==> flow/design.v <==
`timescale 1ns / 100ps
module top(
     input wire clk, reset,
     input wire start, si,
     output wire [3:0] an,
     output wire [7:0] sseg
    );
wire [4:0] dig3_in, dig2_in, dig1_in, dig0_in;
wire [4:0] dig3_out, dig2_out, dig1_out, dig0_out;
LF_counter top_unit
(.clk(clk), .reset(reset), .start(start), .si(si),
.dig3(dig3_in), .dig2(dig2_in), .dig1(dig1_in), .dig0(dig0_in));
my_register register_unit
(.clk(clk), .reset(reset), .data3_in(dig3_in), .data2_in(dig2_in), .data1_in(dig1_in), .data0_in(dig0_in), 
.data3_out(dig3_out), .data2_out(dig2_out), .data1_out(dig1_out), .data0_out(dig0_out));
seg7 seg7_unit
(.clk(clk), .reset(reset), .sseg(sseg), .an(an),
.in3(dig3_out), .in2(dig2_out), .in1(dig1_out), .in0(dig0_out));  
endmodule
`timescale 1ns / 100ps
module LF_counter(
     input wire clk, reset,
     input wire start, si,
     output wire [4:0] dig3, dig2, dig1, dig0
    );
reg [2:0] state_reg, state_next;
wire [15:0] prd;
wire [19:0] dvnd, dvsr, quo;
reg prd_start, div_start, b2b_start, adj_start;
wire prd_done_tick, div_done_tick, b2b_done_tick, adj_done_tick;
wire [3:0]  bcd10, bcd9, bcd8, bcd7, bcd6, bcd5, bcd4, bcd3, bcd2, bcd1, bcd0;
localparam [2:0] idle = 3'b000,
                 count = 3'b001,
                 frq = 3'b010,
                 b2b = 3'b011,
                 adjust = 3'b100;
counter counter_unit
(.clk(clk), .reset(reset), .start(prd_start), .si(si), .ready(),
.done_tick(prd_done_tick), .prd(prd));
division #(.W(20), .CBIT(6)) div_unit
(.clk(clk), .reset(reset), .start(div_start), .dvnd(dvnd), .dvsr(dvsr),
.quo(quo), .rmd(), .ready(), .done_tick(div_done_tick));
BCD b2b_unit
(.clk(clk), .reset(reset), .start(b2b_start), .bin(quo[19:0]), .ready(),
.done_tick(b2b_done_tick), .bcd10(bcd10), .bcd9(bcd9), .bcd8(bcd8), .bcd7(bcd7), .bcd6(bcd6), 
.bcd5(bcd5), .bcd4(bcd4),  .bcd3(bcd3), .bcd2(bcd2), .bcd1(bcd1), .bcd0(bcd0));
adjust adjust_unit
(.clk(clk), .reset(reset), .bcd10(bcd10), .bcd9(bcd9), .bcd8(bcd8), .bcd7(bcd7), .bcd6(bcd6),
.bcd5(bcd5), .bcd4(bcd4),  .bcd3(bcd3), .bcd2(bcd2), .bcd1(bcd1), .bcd0(bcd0), .done_tick(adj_done_tick), .start(adj_start),
.dig3(dig3), .dig2(dig2), .dig1(dig1), .dig0(dig0));
assign dvnd = 20'd1000000;  
assign dvsr =  prd;
always @(posedge clk)
  if (reset)
    state_reg <= idle;
  else
    state_reg <= state_next;
always @*
  begin
    state_next = state_reg;
    prd_start = 1'b0;
    div_start = 1'b0;
    b2b_start = 1'b0;
    adj_start = 1'b0;
      case (state_reg)
        idle: if (start) begin
              prd_start = 1'b1;
              state_next = count; end
        count: if (prd_done_tick) begin
               div_start = 1'b1;
               state_next = frq; end
        frq: if (div_done_tick) begin
             b2b_start = 1'b1;
             state_next = b2b; end
        b2b: if (b2b_done_tick) begin
             adj_start = 1'b1;
             state_next = adjust; end
        adjust: if (adj_done_tick)
                state_next = idle;
        default: state_next = idle;
      endcase
  end 
endmodule
`timescale 1ns / 100ps
module counter(
    input wire clk, reset,
    input wire start, si,
    output reg ready, done_tick,
    output wire [19:0] prd
    );
localparam [15:0] MAX_COUNTER_NUMBER = 50;  
reg [1:0] state_reg, state_next;
reg [6:0] t_reg, t_next;  
reg [19:0] p_reg, p_next;  
reg delay_reg;
wire edg;   
localparam [1:0] idle = 2'b00,
                 waite = 2'b01, 
                 count = 2'b10,
                 done = 2'b11;
always @(posedge clk)
  if (reset)
    begin
      state_reg <= idle;
      t_reg <= 0;
      p_reg <= 0;
      delay_reg <= 0;
    end
  else
    begin
      state_reg <= state_next;
      t_reg <= t_next;
      p_reg <= p_next;
      delay_reg <= si; 
    end
 assign edg = ~delay_reg & si;
always @*
  begin
    state_next = state_reg;
    ready = 1'b0;
    done_tick = 1'b0;
    t_next = t_reg;
    p_next = p_reg;
    case (state_reg)
      idle: begin ready = 1'b1;
              if (start == 1)
                state_next = waite;
            end
      waite: if (edg == 1) begin  
             state_next = count;
             t_next = 0;
             p_next = 0; end
      count: if (edg == 1)  
               state_next = done;
             else begin  
               t_next = t_reg + 1;
                 if (t_reg == MAX_COUNTER_NUMBER - 1) begin
                   t_next = 0;
                   p_next = p_reg + 1; end
               end
       done: begin done_tick = 1'b1;
               state_next = idle; end
       default: state_next = idle;
     endcase
  end
assign prd = p_reg;
endmodule
`timescale 1ns / 100ps
module division
#(
parameter W = 8,
         CBIT = 4  
 )
(
    input wire clk, reset,
    input wire start,
    input wire [W-1:0] dvsr, dvnd,
    output reg ready, done_tick,
    output wire [W-1:0] quo, rmd
    );
reg [1:0] state_reg, state_next;
reg [W-1:0] rh_reg, rh_next, rl_reg, rl_next, rh_tmp;
reg [W-1:0] d_reg, d_next;
reg [CBIT-1:0] n_reg, n_next;
reg q_bit;
localparam [1:0] idle = 2'b00,
                 op = 2'b01,
                 last = 2'b10,
                 done = 2'b11;
always @(posedge clk)
  if (reset)
    begin
      state_reg <= idle;
      rh_reg <= 0;
      rl_reg <= 0;
      n_reg <= 0;
      d_reg <= 0;
    end
  else
    begin
      state_reg <= state_next;
      rh_reg <= rh_next;
      rl_reg <= rl_next;
      d_reg <= d_next;
      n_reg <= n_next;
    end
always @*
  begin
    ready = 1'b0;
    done_tick = 1'b0;
    state_next = state_reg;
    n_next = n_reg;
    d_next = d_reg;
    rh_next = rh_reg;
    rl_next = rl_reg;
    case (state_reg)
      idle: begin ready = 1'b1;
              if (start) begin
                rh_next = 0;
                rl_next = dvnd;  
                d_next = dvsr;  
                n_next = W;  
                state_next = op; end end
      op: begin  
          rl_next = {rl_reg [W-2:0], q_bit};
          rh_next = {rh_tmp [W-2:0], rl_reg[W-1]};
          n_next = n_reg - 1;
            if (n_reg == 1) state_next = last;
          end
      last: begin
              rl_next = {rl_reg[W-2:0], q_bit};
              rh_next = rh_tmp;
              state_next = done; end
      done: begin 
              done_tick = 1'b1;
              state_next = idle; end
      default: state_next = idle;
   endcase
  end
always @*
  if (rh_reg >= d_reg) begin
    rh_tmp = rh_reg - d_reg;
    q_bit = 1'b1; end
  else begin
    rh_tmp = rh_reg;
    q_bit = 1'b0; end
assign quo = rl_reg;
assign rmd = rh_reg;
endmodule
`timescale 1ns / 100ps
module BCD(
    input wire [19:0] bin,
    input wire clk, reset, start,
    output reg ready, done_tick,
    output wire [3:0] bcd10, bcd9, bcd8, bcd7, bcd6, bcd5, bcd4, bcd3, bcd2, bcd1, bcd0
    );
reg [19:0] p2s_reg, p2s_next;  
reg [1:0] state_reg, state_next;
reg [3:0] bcd10_reg, bcd9_reg, bcd8_reg, bcd7_reg, bcd6_reg, bcd5_reg, bcd4_reg, bcd3_reg, bcd2_reg, bcd1_reg, bcd0_reg;
wire [3:0] bcd10_tmp, bcd9_tmp, bcd8_tmp, bcd7_tmp, bcd6_tmp, bcd5_tmp, bcd4_tmp, bcd3_tmp, bcd2_tmp, bcd1_tmp, bcd0_tmp;
reg [3:0] bcd10_next, bcd9_next, bcd8_next, bcd7_next, bcd6_next, bcd5_next, bcd4_next, bcd3_next, bcd2_next, bcd1_next, bcd0_next;
reg [6:0] n_reg, n_next;  
 localparam [1:0] idle = 2'b00,
                  op = 2'b01,
                  done = 2'b10;
always @(posedge clk)
  begin
    if (reset)
      begin
        p2s_reg <= 0;
        state_reg <= idle;
        n_reg <= 0;
        bcd10_reg <= 0;
        bcd9_reg <= 0;
        bcd8_reg <= 0;
        bcd7_reg <= 0;
        bcd6_reg <= 0;
        bcd5_reg <= 0;
        bcd4_reg <= 0;
        bcd3_reg <= 0;
        bcd2_reg <= 0;
        bcd1_reg <= 0;
        bcd0_reg <= 0;
      end
    else
      begin
         p2s_reg <= p2s_next;
         state_reg <= state_next;
         n_reg <= n_next;
         bcd10_reg <= bcd10_next;
         bcd9_reg <= bcd9_next;
         bcd8_reg <= bcd8_next;
         bcd7_reg <= bcd7_next;
         bcd6_reg <= bcd6_next;
         bcd5_reg <= bcd5_next;
         bcd4_reg <= bcd4_next;
         bcd3_reg <= bcd3_next;
         bcd2_reg <= bcd2_next;
         bcd1_reg <= bcd1_next;
         bcd0_reg <= bcd0_next;
       end
   end
always @*
  begin
    state_next = state_reg;
    p2s_next = p2s_reg;
    n_next = n_reg;
    bcd10_next = bcd10_reg;
    bcd9_next = bcd9_reg;
    bcd8_next = bcd8_reg;
    bcd7_next = bcd7_reg;
    bcd6_next = bcd6_reg;
    bcd5_next = bcd5_reg;
    bcd4_next = bcd4_reg;
    bcd3_next = bcd3_reg;
    bcd2_next = bcd2_reg;
    bcd1_next = bcd1_reg;
    bcd0_next = bcd0_reg;
    ready = 1'b0;
    done_tick = 1'b0;
      case (state_reg)
        idle: begin ready = 1'b1;
               if (start == 1'b1) begin
               state_next = op;
               n_next = 6'b010100;  
               bcd10_next = 0;
               bcd9_next = 0;
               bcd8_next = 0;
               bcd7_next = 0;
               bcd6_next = 0;
               bcd5_next = 0;
               bcd4_next = 0;
               bcd3_next = 0;
               bcd2_next = 0;
               bcd1_next = 0;
               bcd0_next = 0;
               p2s_next = bin; end end
        op: begin p2s_next = p2s_reg << 1;
            bcd0_next = {bcd0_tmp [2:0], p2s_reg [19]};
            bcd1_next = {bcd1_tmp [2:0], bcd0_tmp [3]};
            bcd2_next = {bcd2_tmp [2:0], bcd1_tmp [3]};
            bcd3_next = {bcd3_tmp [2:0], bcd2_tmp [3]};
            bcd4_next = {bcd4_tmp [2:0], bcd3_tmp [3]};
            bcd5_next = {bcd5_tmp [2:0], bcd4_tmp [3]};
            bcd6_next = {bcd6_tmp [2:0], bcd5_tmp [3]};
            bcd7_next = {bcd7_tmp [2:0], bcd6_tmp [3]};
            bcd8_next = {bcd8_tmp [2:0], bcd7_tmp [3]};
            bcd9_next = {bcd9_tmp [2:0], bcd8_tmp [3]};
            bcd10_next = {bcd10_tmp [2:0], bcd9_tmp [3]};
            n_next = n_reg - 1;
              if (n_next == 0)
                state_next = done;
            end
        done: begin done_tick = 1'b1;
              state_next = idle; end
        default: state_next = idle;
      endcase
  end
assign bcd0_tmp = (bcd0_reg > 4) ? bcd0_reg + 3 : bcd0_reg;
assign bcd1_tmp = (bcd1_reg > 4) ? bcd1_reg + 3 : bcd1_reg;
assign bcd2_tmp = (bcd2_reg > 4) ? bcd2_reg + 3 : bcd2_reg;
assign bcd3_tmp = (bcd3_reg > 4) ? bcd3_reg + 3 : bcd3_reg;
assign bcd4_tmp = (bcd4_reg > 4) ? bcd4_reg + 3 : bcd4_reg;
assign bcd5_tmp = (bcd5_reg > 4) ? bcd5_reg + 3 : bcd5_reg;
assign bcd6_tmp = (bcd6_reg > 4) ? bcd6_reg + 3 : bcd6_reg;
assign bcd7_tmp = (bcd7_reg > 4) ? bcd7_reg + 3 : bcd7_reg;
assign bcd8_tmp = (bcd8_reg > 4) ? bcd8_reg + 3 : bcd8_reg;
assign bcd9_tmp = (bcd9_reg > 4) ? bcd9_reg + 3 : bcd9_reg;
assign bcd10_tmp = (bcd10_reg > 4) ? bcd10_reg + 3 : bcd10_reg;
assign bcd10 = bcd10_reg;
assign bcd9 = bcd9_reg;
assign bcd8 = bcd8_reg;
assign bcd7 = bcd7_reg;
assign bcd6 = bcd6_reg;
assign bcd5 = bcd5_reg;
assign bcd4 = bcd4_reg;
assign bcd3 = bcd3_reg;
assign bcd2 = bcd2_reg;
assign bcd1 = bcd1_reg;
assign bcd0 = bcd0_reg;
endmodule
`timescale 1ns / 100ps
module adjust(
    input wire clk, reset,
    input wire start,
    input wire [3:0] bcd10, bcd9, bcd8, bcd7, bcd6, bcd5, bcd4, bcd3, bcd2, bcd1, bcd0,
    output wire [4:0] dig3, dig2, dig1, dig0,
    output reg done_tick, ready
    );
reg [1:0] state_reg, state_next;
reg [4:0] bcd10_reg, bcd9_reg, bcd8_reg, bcd7_reg, bcd6_reg, bcd5_reg, bcd4_reg, bcd3_reg, bcd2_reg, bcd1_reg, bcd0_reg;
reg [4:0] bcd10_next, bcd9_next, bcd8_next, bcd7_next, bcd6_next, bcd5_next, bcd4_next, bcd3_next, bcd2_next, bcd1_next, bcd0_next;
localparam [1:0] idle = 2'b00,
                 op = 2'b01,
                 done = 2'b10;
always @(posedge clk)
  if (reset)
    begin
      state_reg <= 0;
      bcd0_reg <= 0;
      bcd1_reg <= 0;
      bcd2_reg <= 0;
      bcd3_reg <= 0;
      bcd4_reg <= 0;
      bcd5_reg <= 0;
      bcd6_reg <= 0;
      bcd7_reg <= 0;
      bcd8_reg <= 0;
      bcd9_reg <= 0;
      bcd10_reg <= 0;
    end
  else
    begin
      state_reg <= state_next;
      bcd0_reg <= bcd0_next;
      bcd1_reg <= bcd1_next;
      bcd2_reg <= bcd2_next;
      bcd3_reg <= bcd3_next;
      bcd4_reg <= bcd4_next;
      bcd5_reg <= bcd5_next;
      bcd6_reg <= bcd6_next;
      bcd7_reg <= bcd7_next;
      bcd8_reg <= bcd8_next;
      bcd9_reg <= bcd9_next;
      bcd10_reg <= bcd10_next;
    end
always @*
  begin
    state_next = state_reg;
    bcd0_next = bcd0_reg;
    bcd1_next = bcd1_reg;
    bcd2_next = bcd2_reg;
    bcd3_next = bcd3_reg;
    bcd4_next = bcd4_reg;
    bcd5_next = bcd5_reg;
    bcd6_next = bcd6_reg;
    bcd7_next = bcd7_reg;
    bcd8_next = bcd8_reg;
    bcd9_next = bcd9_reg;
    bcd10_next = bcd10_reg;
    done_tick = 1'b0;
    ready = 1'b0;
      case (state_reg) idle: begin ready = 1'b1;
                               if (start == 1'b1) begin
                               bcd0_next = {1'b1, bcd0};
                               bcd1_next = {1'b0, bcd1};
                               bcd2_next = {1'b0, bcd2};
                               bcd3_next = {1'b0, bcd3};
                               bcd4_next = {1'b0, bcd4};
                               bcd5_next = {1'b0, bcd5};
                               bcd6_next = {1'b0, bcd6};
                               bcd7_next = {1'b0, bcd7};
                               bcd8_next = {1'b0, bcd8};
                               bcd9_next = {1'b0, bcd9};
                               bcd10_next = {1'b0, bcd10};
                               state_next = op; end
                             else state_next = idle; end
                       op: if (bcd10_next == 0) begin
                             {bcd10_next, bcd9_next, bcd8_next, bcd7_next, bcd6_next, bcd5_next, bcd4_next, bcd3_next, bcd2_next, bcd1_next, bcd0_next} =
                             {bcd10_next, bcd9_next, bcd8_next, bcd7_next, bcd6_next, bcd5_next, bcd4_next, bcd3_next, bcd2_next, bcd1_next, bcd0_next} << 5;
                             end
                           else
                             state_next = done;
                      done: begin done_tick = 1'b1;
                            state_next = idle; end
                      default: state_next = idle;
        endcase
  end
assign dig3 = bcd10_reg;
assign dig2 = bcd9_reg;
assign dig1 = bcd8_reg;
assign dig0 = bcd7_reg; 
endmodule
`timescale 1ns / 100ps
module my_register(
    input wire clk, reset,
    input wire [4:0] data3_in, data2_in, data1_in, data0_in,
    output reg [4:0] data3_out, data2_out, data1_out, data0_out
    );
always @(posedge clk)
  if (reset)
    begin
      data3_out <= 0; 
      data2_out <= 0;  
      data1_out <= 0;  
      data0_out <= 0;
    end
  else
    begin
      data3_out <= data3_in;   
      data2_out <= data2_in; 
      data1_out <= data1_in; 
      data0_out <= data0_in;   
    end
endmodule
`timescale 1ns / 100ps
module seg7(
    input wire clk, reset,
    input wire [4:0] in3, in2, in1, in0,
    output reg [3:0] an,  
    output reg [7:0] sseg  
    );
localparam N = 18;
reg [N-1:0] q_reg;
wire [N-1:0] q_next;
reg [3:0] hex_in;
wire [3:0] digit3, digit2, digit1, digit0;
wire  dot3, dot2, dot1, dot0;
reg dot;
assign digit3 = in3 [3:0];
assign digit2 = in2 [3:0];
assign digit1 = in1 [3:0];
assign digit0 = in0 [3:0];
assign dot3 = in3 [4];
assign dot2 = in2 [4];
assign dot1 = in1 [4];
assign dot0 = in0 [4];
always @(posedge clk)
  if (reset)
    q_reg <= 0; 
  else
    q_reg <= q_next;
assign q_next = q_reg + 1;
always @*
begin
  case (q_reg[N-1:N-2])
    2'b00:
      begin
        an = 4'b1110;
        hex_in = digit0;
        dot = dot0;
      end
    2'b01:
      begin
        an = 4'b1101;
        hex_in = digit1;
        dot = dot1;
      end
    2'b10:
      begin
        an = 4'b1011;
        hex_in = digit2;
        dot = dot2;
      end
    default:
      begin
        an = 4'b0111;
        hex_in = digit3;
        dot = dot3;
      end
    endcase
end
always @*
  begin
    case (hex_in)
      4'h0: sseg [6:0] = 7'b1111110;
      4'h1: sseg [6:0] = 7'b0110000;
      4'h2: sseg [6:0] = 7'b1101101;
      4'h3: sseg [6:0] = 7'b1111001;
      4'h4: sseg [6:0] = 7'b0110011;
      4'h5: sseg [6:0] = 7'b1011011;
      4'h6: sseg [6:0] = 7'b1011111;
      4'h7: sseg [6:0] = 7'b1110000;
      4'h8: sseg [6:0] = 7'b1111111;
      4'h9: sseg [6:0] = 7'b1111011;
      4'ha: sseg [6:0] = 7'b1110111;
      4'hb: sseg [6:0] = 7'b0011111;
      4'hc: sseg [6:0] = 7'b1001110;
      4'hd: sseg [6:0] = 7'b0111101;
      4'he: sseg [6:0] = 7'b1001111;
      default: sseg [6:0] =  7'b1000111;  
    endcase
    sseg[7] = dot;
  end
endmodule
# Tool chain data of top
# Tool output for the design above, in the order of the flow.
# Line numbers count from 1 in the design file above.
# Operators: Yosys type, input widths -> output width; for muxes data width and select width s.
# Library cell names are shortened.
# A cell with n/a has no value.
dict set report inputs {
  top_module {top}
  clk_port {clk}
  library {sky130hd}
  lib_corner {tt_025C_1v80}
}

# Word-level counts
# Yosys after proc, flatten, opt, wreduce and memory -nomap, before mapping. Memory bits, and registers merged into a memory's read port (data or address), are not among the register bits. Print and check cells are not counted. Equal cells are merged and count once.
# Yosys's memory passes give these memory sizes; they may raise the number of words (mostly to a power of two), join words into wider ones and drop unused or constant bits.
dict set report op_classes {
  add_sub_neg 17
  compare 12
  n_eq 36
  mux 112
  bitwise 6
  reduce_logical 28
}
# cell count
set ops {}
lappend ops {{$mux 20} 9}
lappend ops {{$pmux 20 s2} 3}
lappend ops {{$pmux 5 s2} 11}
lappend ops {{$mux 5} 22}
lappend ops {{$pmux 4 s2} 11}
lappend ops {{$pmux 20 s3} 1}
lappend ops {{$gt 4x3->1 const B} 11}
lappend ops {{$mux 4} 11}
lappend ops {{$add 4x2->4 const B} 10}
lappend ops {{$pmux 7 s2} 2}
lappend ops {{$mux 7} 4}
lappend ops {{$ne 2x2->1 const B} 12}
lappend ops {{$pmux 4 s3} 2}
lappend ops {{$add 20x1->20 const B} 1}
lappend ops {{$sub 20x20->20} 1}
lappend ops {{$ge 20x20->1} 1}
lappend ops {{$add 18x1->18 const B} 1}
lappend ops {{$mux 3} 6}
lappend ops {{$pmux 2 s4} 2}
lappend ops {{$mux 2} 8}
lappend ops {{$pmux 3 s5} 1}
lappend ops {{$eq 2x2->1 const B} 7}
lappend ops {{$ne 2x1->1 const B} 6}
lappend ops {{$reduce_and 2->1} 6}
lappend ops {{$reduce_and 3->1} 4}
lappend ops {{$pmux 6 s2} 1}
lappend ops {{$mux 1} 12}
lappend ops {{$eq 2x1->1 const B} 5}
# Not listed: further kinds 24, cells in them 40.
dict set report bits {
  reg_bits 269
  romBits 112
  n_memories 1
}
# memory size word_bits read_ports wr line_no
set memory_table {}
lappend memory_table {{(name not given)} 16 7 1 0 535} ;# case (hex_in)

# Depth
# Longest topological path by Yosys (ltp), each cell counted once; first at word level (registers and memories cut), then after technology mapping (sequential cells cut; the memories' decode and read muxes count).
dict set report depth {
  word_depth 7
  abc_area 0
  ltp_mapped 11
  mapped_depth_nobuf 10
}

# After synthesis
# Yosys stat after the flow's synthesis: flattened, memories mapped to cells. It holds for the ABC_AREA given above (unset counts as 0); a run with the other value may have another netlist.
# The area totals of this step are shown rounded.
dict set report synth_totals {
  cell_count 1492
  area_um2 12680
  flip_flops 269
}
# cell_type count
set types {}
lappend types {dfxtp_1 269}
lappend types {nor2_1 202}
lappend types {mux2i_1 67}
lappend types {a21oi_1 106}
lappend types {ha_1 42}
lappend types {a211oi_1 61}
lappend types {nand2_1 116}
lappend types {o21ai_0 59}
lappend types {a22oi_1 39}
lappend types {inv_1 76}
lappend types {xnor2_1 31}
lappend types {xor2_1 29}
lappend types {nand3_1 46}
lappend types {clkbuf_1 60}
lappend types {nand2b_1 28}
lappend types {nor3_1 32}
lappend types {nor2b_1 24}
lappend types {or3_1 23}
# Not listed: further types 56, cells in them 182.
# The figures by module come from a second, unflattened synthesis with its own total; it is not the netlist above.
dict set report hier_totals {
  cells_unflattened 1630
  area_unflattened_um2 13880
}
# Rows give one instance, submodules left out.
# mod n_inst n_cells mod_area_um2 seq_area_um2
set modules {}
lappend modules {division 1 537 4184 1401}
lappend modules {BCD 1 455 3709 1481}
lappend modules {adjust 1 259 2484 1161}
lappend modules {counter 1 174 1504 640.6}
lappend modules {seg7 1 138 1185 360.3}
lappend modules {my_register 1 42 618.1 400.4}
lappend modules {LF_counter 1 25 196.4 100.1}
lappend modules {top 1 0 0.0 0.0}

# Worst setup path after synthesis
# OpenSTA on the mapped netlist: ideal clock, no wires. The path of least setup slack (recovery checks aside). Input and output delay are each 20% of the period. Register names are those of the netlist, which keeps one name where synthesis merged equal registers.
dict set report synth_path {
  path_type {register to output}
  from {reg seg7_unit.q_reg[16]}
  to {out sseg[3]}
  clock_period_ps 10000
  t_first_pin_ps 0
  t_arrival_ps 2193
  path_slack_ps 5807
  delay_ps 2193
  stages 7
  n_path_buf 1
  period_less_setup_slack_ps 4193
}
# "delay_ps" = arrival - input delay + setup time.
# A path that ends at an output port has no setup time.
# "stages": output pins that drive a net of the path, with the launching flip-flop's if there is one; two outputs of one cell count as two.
# "period_less_setup_slack_ps" is the clock period less the worst setup slack; recovery checks do not enter. This is arithmetic on one report: input and output delays are still those of the set period (20% each).
# Between the ends stands the longest chain of elaborated cells between them, by number of cells; it is not shown to be the way that was timed. Of several equally long chains one is given.
# Each line given opens the expression or statement behind the cell; cells for indexed reads and writes are added by Yosys, which also makes memories of some case tables.
# The chain passes a memory read, where the word-level depth is cut; so it can be longer than that depth.
dict set report synth_via {
  cell_sequence {dfxtp_1 -> buf_1 -> mux4_2 -> ha_1 -> inv_1 -> mux4_2 -> inv_1}
  elab_chain_len 3
}
# item line_no
set synth_lines {}
lappend synth_lines {{start: declaration} 484} ;# reg [N-1:0] q_reg;
lappend synth_lines {{start: assignment} 500} ;# q_reg <= 0;
lappend synth_lines {{start: assignment} 502} ;# q_reg <= q_next;
lappend synth_lines {{$eq 2x2->1} 506} ;# case (q_reg[N-1:N-2])
lappend synth_lines {{$pmux 4 s3} 506}
lappend synth_lines {{$mem_v2 16x7} 535} ;# case (hex_in)
lappend synth_lines {{end: declaration} 6} ;# output wire [7:0] sseg

# Timing after layout
# From the final timing report of run 1: the path of least setup slack in the routed layout; clock arrival at registers is part of the times.
# The report prints the path's times to 10 ps; the period is as set.
dict set report layout_path {
  path_type {register to output}
  from {reg seg7_unit.q_reg[16]}
  to {out sseg[3]}
  clock_period_ps 5220
  t_first_pin_ps 550
  t_arrival_ps 3230
  path_slack_ps 950
  stages 7
  n_path_buf 1
}
# Between the ends stands the longest chain of elaborated cells between them, by number of cells; it is not shown to be the way that was timed. Of several equally long chains one is given.
# The chain passes a memory read, where the word-level depth is cut; so it can be longer than that depth.
dict set report layout_via {
  cell_sequence {dfxtp_1 -> mux4_2 -> ha_1 -> inv_1 -> mux4_2 -> inv_1 -> clkdlybuf4s50_1}
  elab_chain_len 3
}
# item line_no
set layout_lines {}
lappend layout_lines {{start: declaration} 484} ;# reg [N-1:0] q_reg;
lappend layout_lines {{start: assignment} 500} ;# q_reg <= 0;
lappend layout_lines {{start: assignment} 502} ;# q_reg <= q_next;
lappend layout_lines {{$eq 2x2->1} 506} ;# case (q_reg[N-1:N-2])
lappend layout_lines {{$pmux 4 s3} 506}
lappend layout_lines {{$mem_v2 16x7} 535} ;# case (hex_in)
lappend layout_lines {{end: declaration} 6} ;# output wire [7:0] sseg

; Below are 4 stored runs of the flow (Yosys, OpenROAD; platform sky130hd) on top, each with its settings and what was measured, unordered. Constraints: input delay and output delay 20% of the set period each, output load 0.01 pF.
; "achieved_period_ps" is the run's clock period less its worst setup slack. It is reckoned from that one timing run; input and output delays stay at 20% of the period that was set.
; "worstPathTime_ps" is the time allowed to the run's worst setup path (the clock period less input and output delay, where it has them) less its slack. Clock arrival times count: a late capture clock shortens it, a late launch clock lengthens it.
; By "power_mw" is meant OpenSTA's value without simulated activity: inputs other than the clock are taken to toggle once in ten clock periods, and the tool carries that through the logic.
; "worstPathTime_ps" is known to 10 ps.
; The results are shown rounded.

[run 1: settings]
CORE_UTILIZATION = 41
period_ns = 5.22
CAP_MARGIN = 20
CORE_MARGIN = 2
SLEW_MARGIN = 20
[run 1: results]
synth_area_um2 = 12680
design_die_area_um2 = 32350
layout_utilization_frac = 0.469
fin_ws_ps = 951
worst_hold_slack_ps = 454
power_mw = 4.561
achieved_period_ps = 4269
worstPathTime_ps = 3230
worst_path_kind = register to output

[run 2: settings]
ABC_AREA = 1
CORE_UTILIZATION = 60
HOLD_SLACK_MARGIN = 0.19
SETUP_SLACK_MARGIN = -0.08
period_ns = 10.0
CAP_MARGIN = 20
CORE_MARGIN = 2
SLEW_MARGIN = 20
[run 2: results]
synth_area_um2 = 13490
design_die_area_um2 = 23690
layout_utilization_frac = 0.667
fin_ws_ps = 4770
worst_hold_slack_ps = 440
power_mw = 2.426
achieved_period_ps = 5230
worstPathTime_ps = 3230
worst_path_kind = register to output

[run 3: settings]
ABC_AREA = 1
CELL_PAD_IN_SITES_DETAIL_PLACEMENT = 2
CORE_UTILIZATION = 65
CTS_CLUSTER_DIAMETER = 333
HOLD_SLACK_MARGIN = 0.09
MIN_ROUTING_LAYER = met1
SETUP_SLACK_MARGIN = 1.48
SLEW_MARGIN = 40
period_ns = 6.48
CAP_MARGIN = 20
CORE_MARGIN = 2
[run 3: results]
outcome = unfinished; error DPL-0033 in placement

[run 4: settings]
ABC_AREA = 1
CAP_MARGIN = 0
CORE_ASPECT_RATIO = 0.74
CORE_UTILIZATION = 25
HOLD_SLACK_MARGIN = 0.19
SETUP_SLACK_MARGIN = -0.08
period_ns = 10.0
CORE_MARGIN = 2
SLEW_MARGIN = 20
[run 4: results]
synth_area_um2 = 13490
design_die_area_um2 = 55840
layout_utilization_frac = 0.283
fin_ws_ps = 4749
worst_hold_slack_ps = 436
power_mw = 2.418
achieved_period_ps = 5251
worstPathTime_ps = 3250
worst_path_kind = register to output
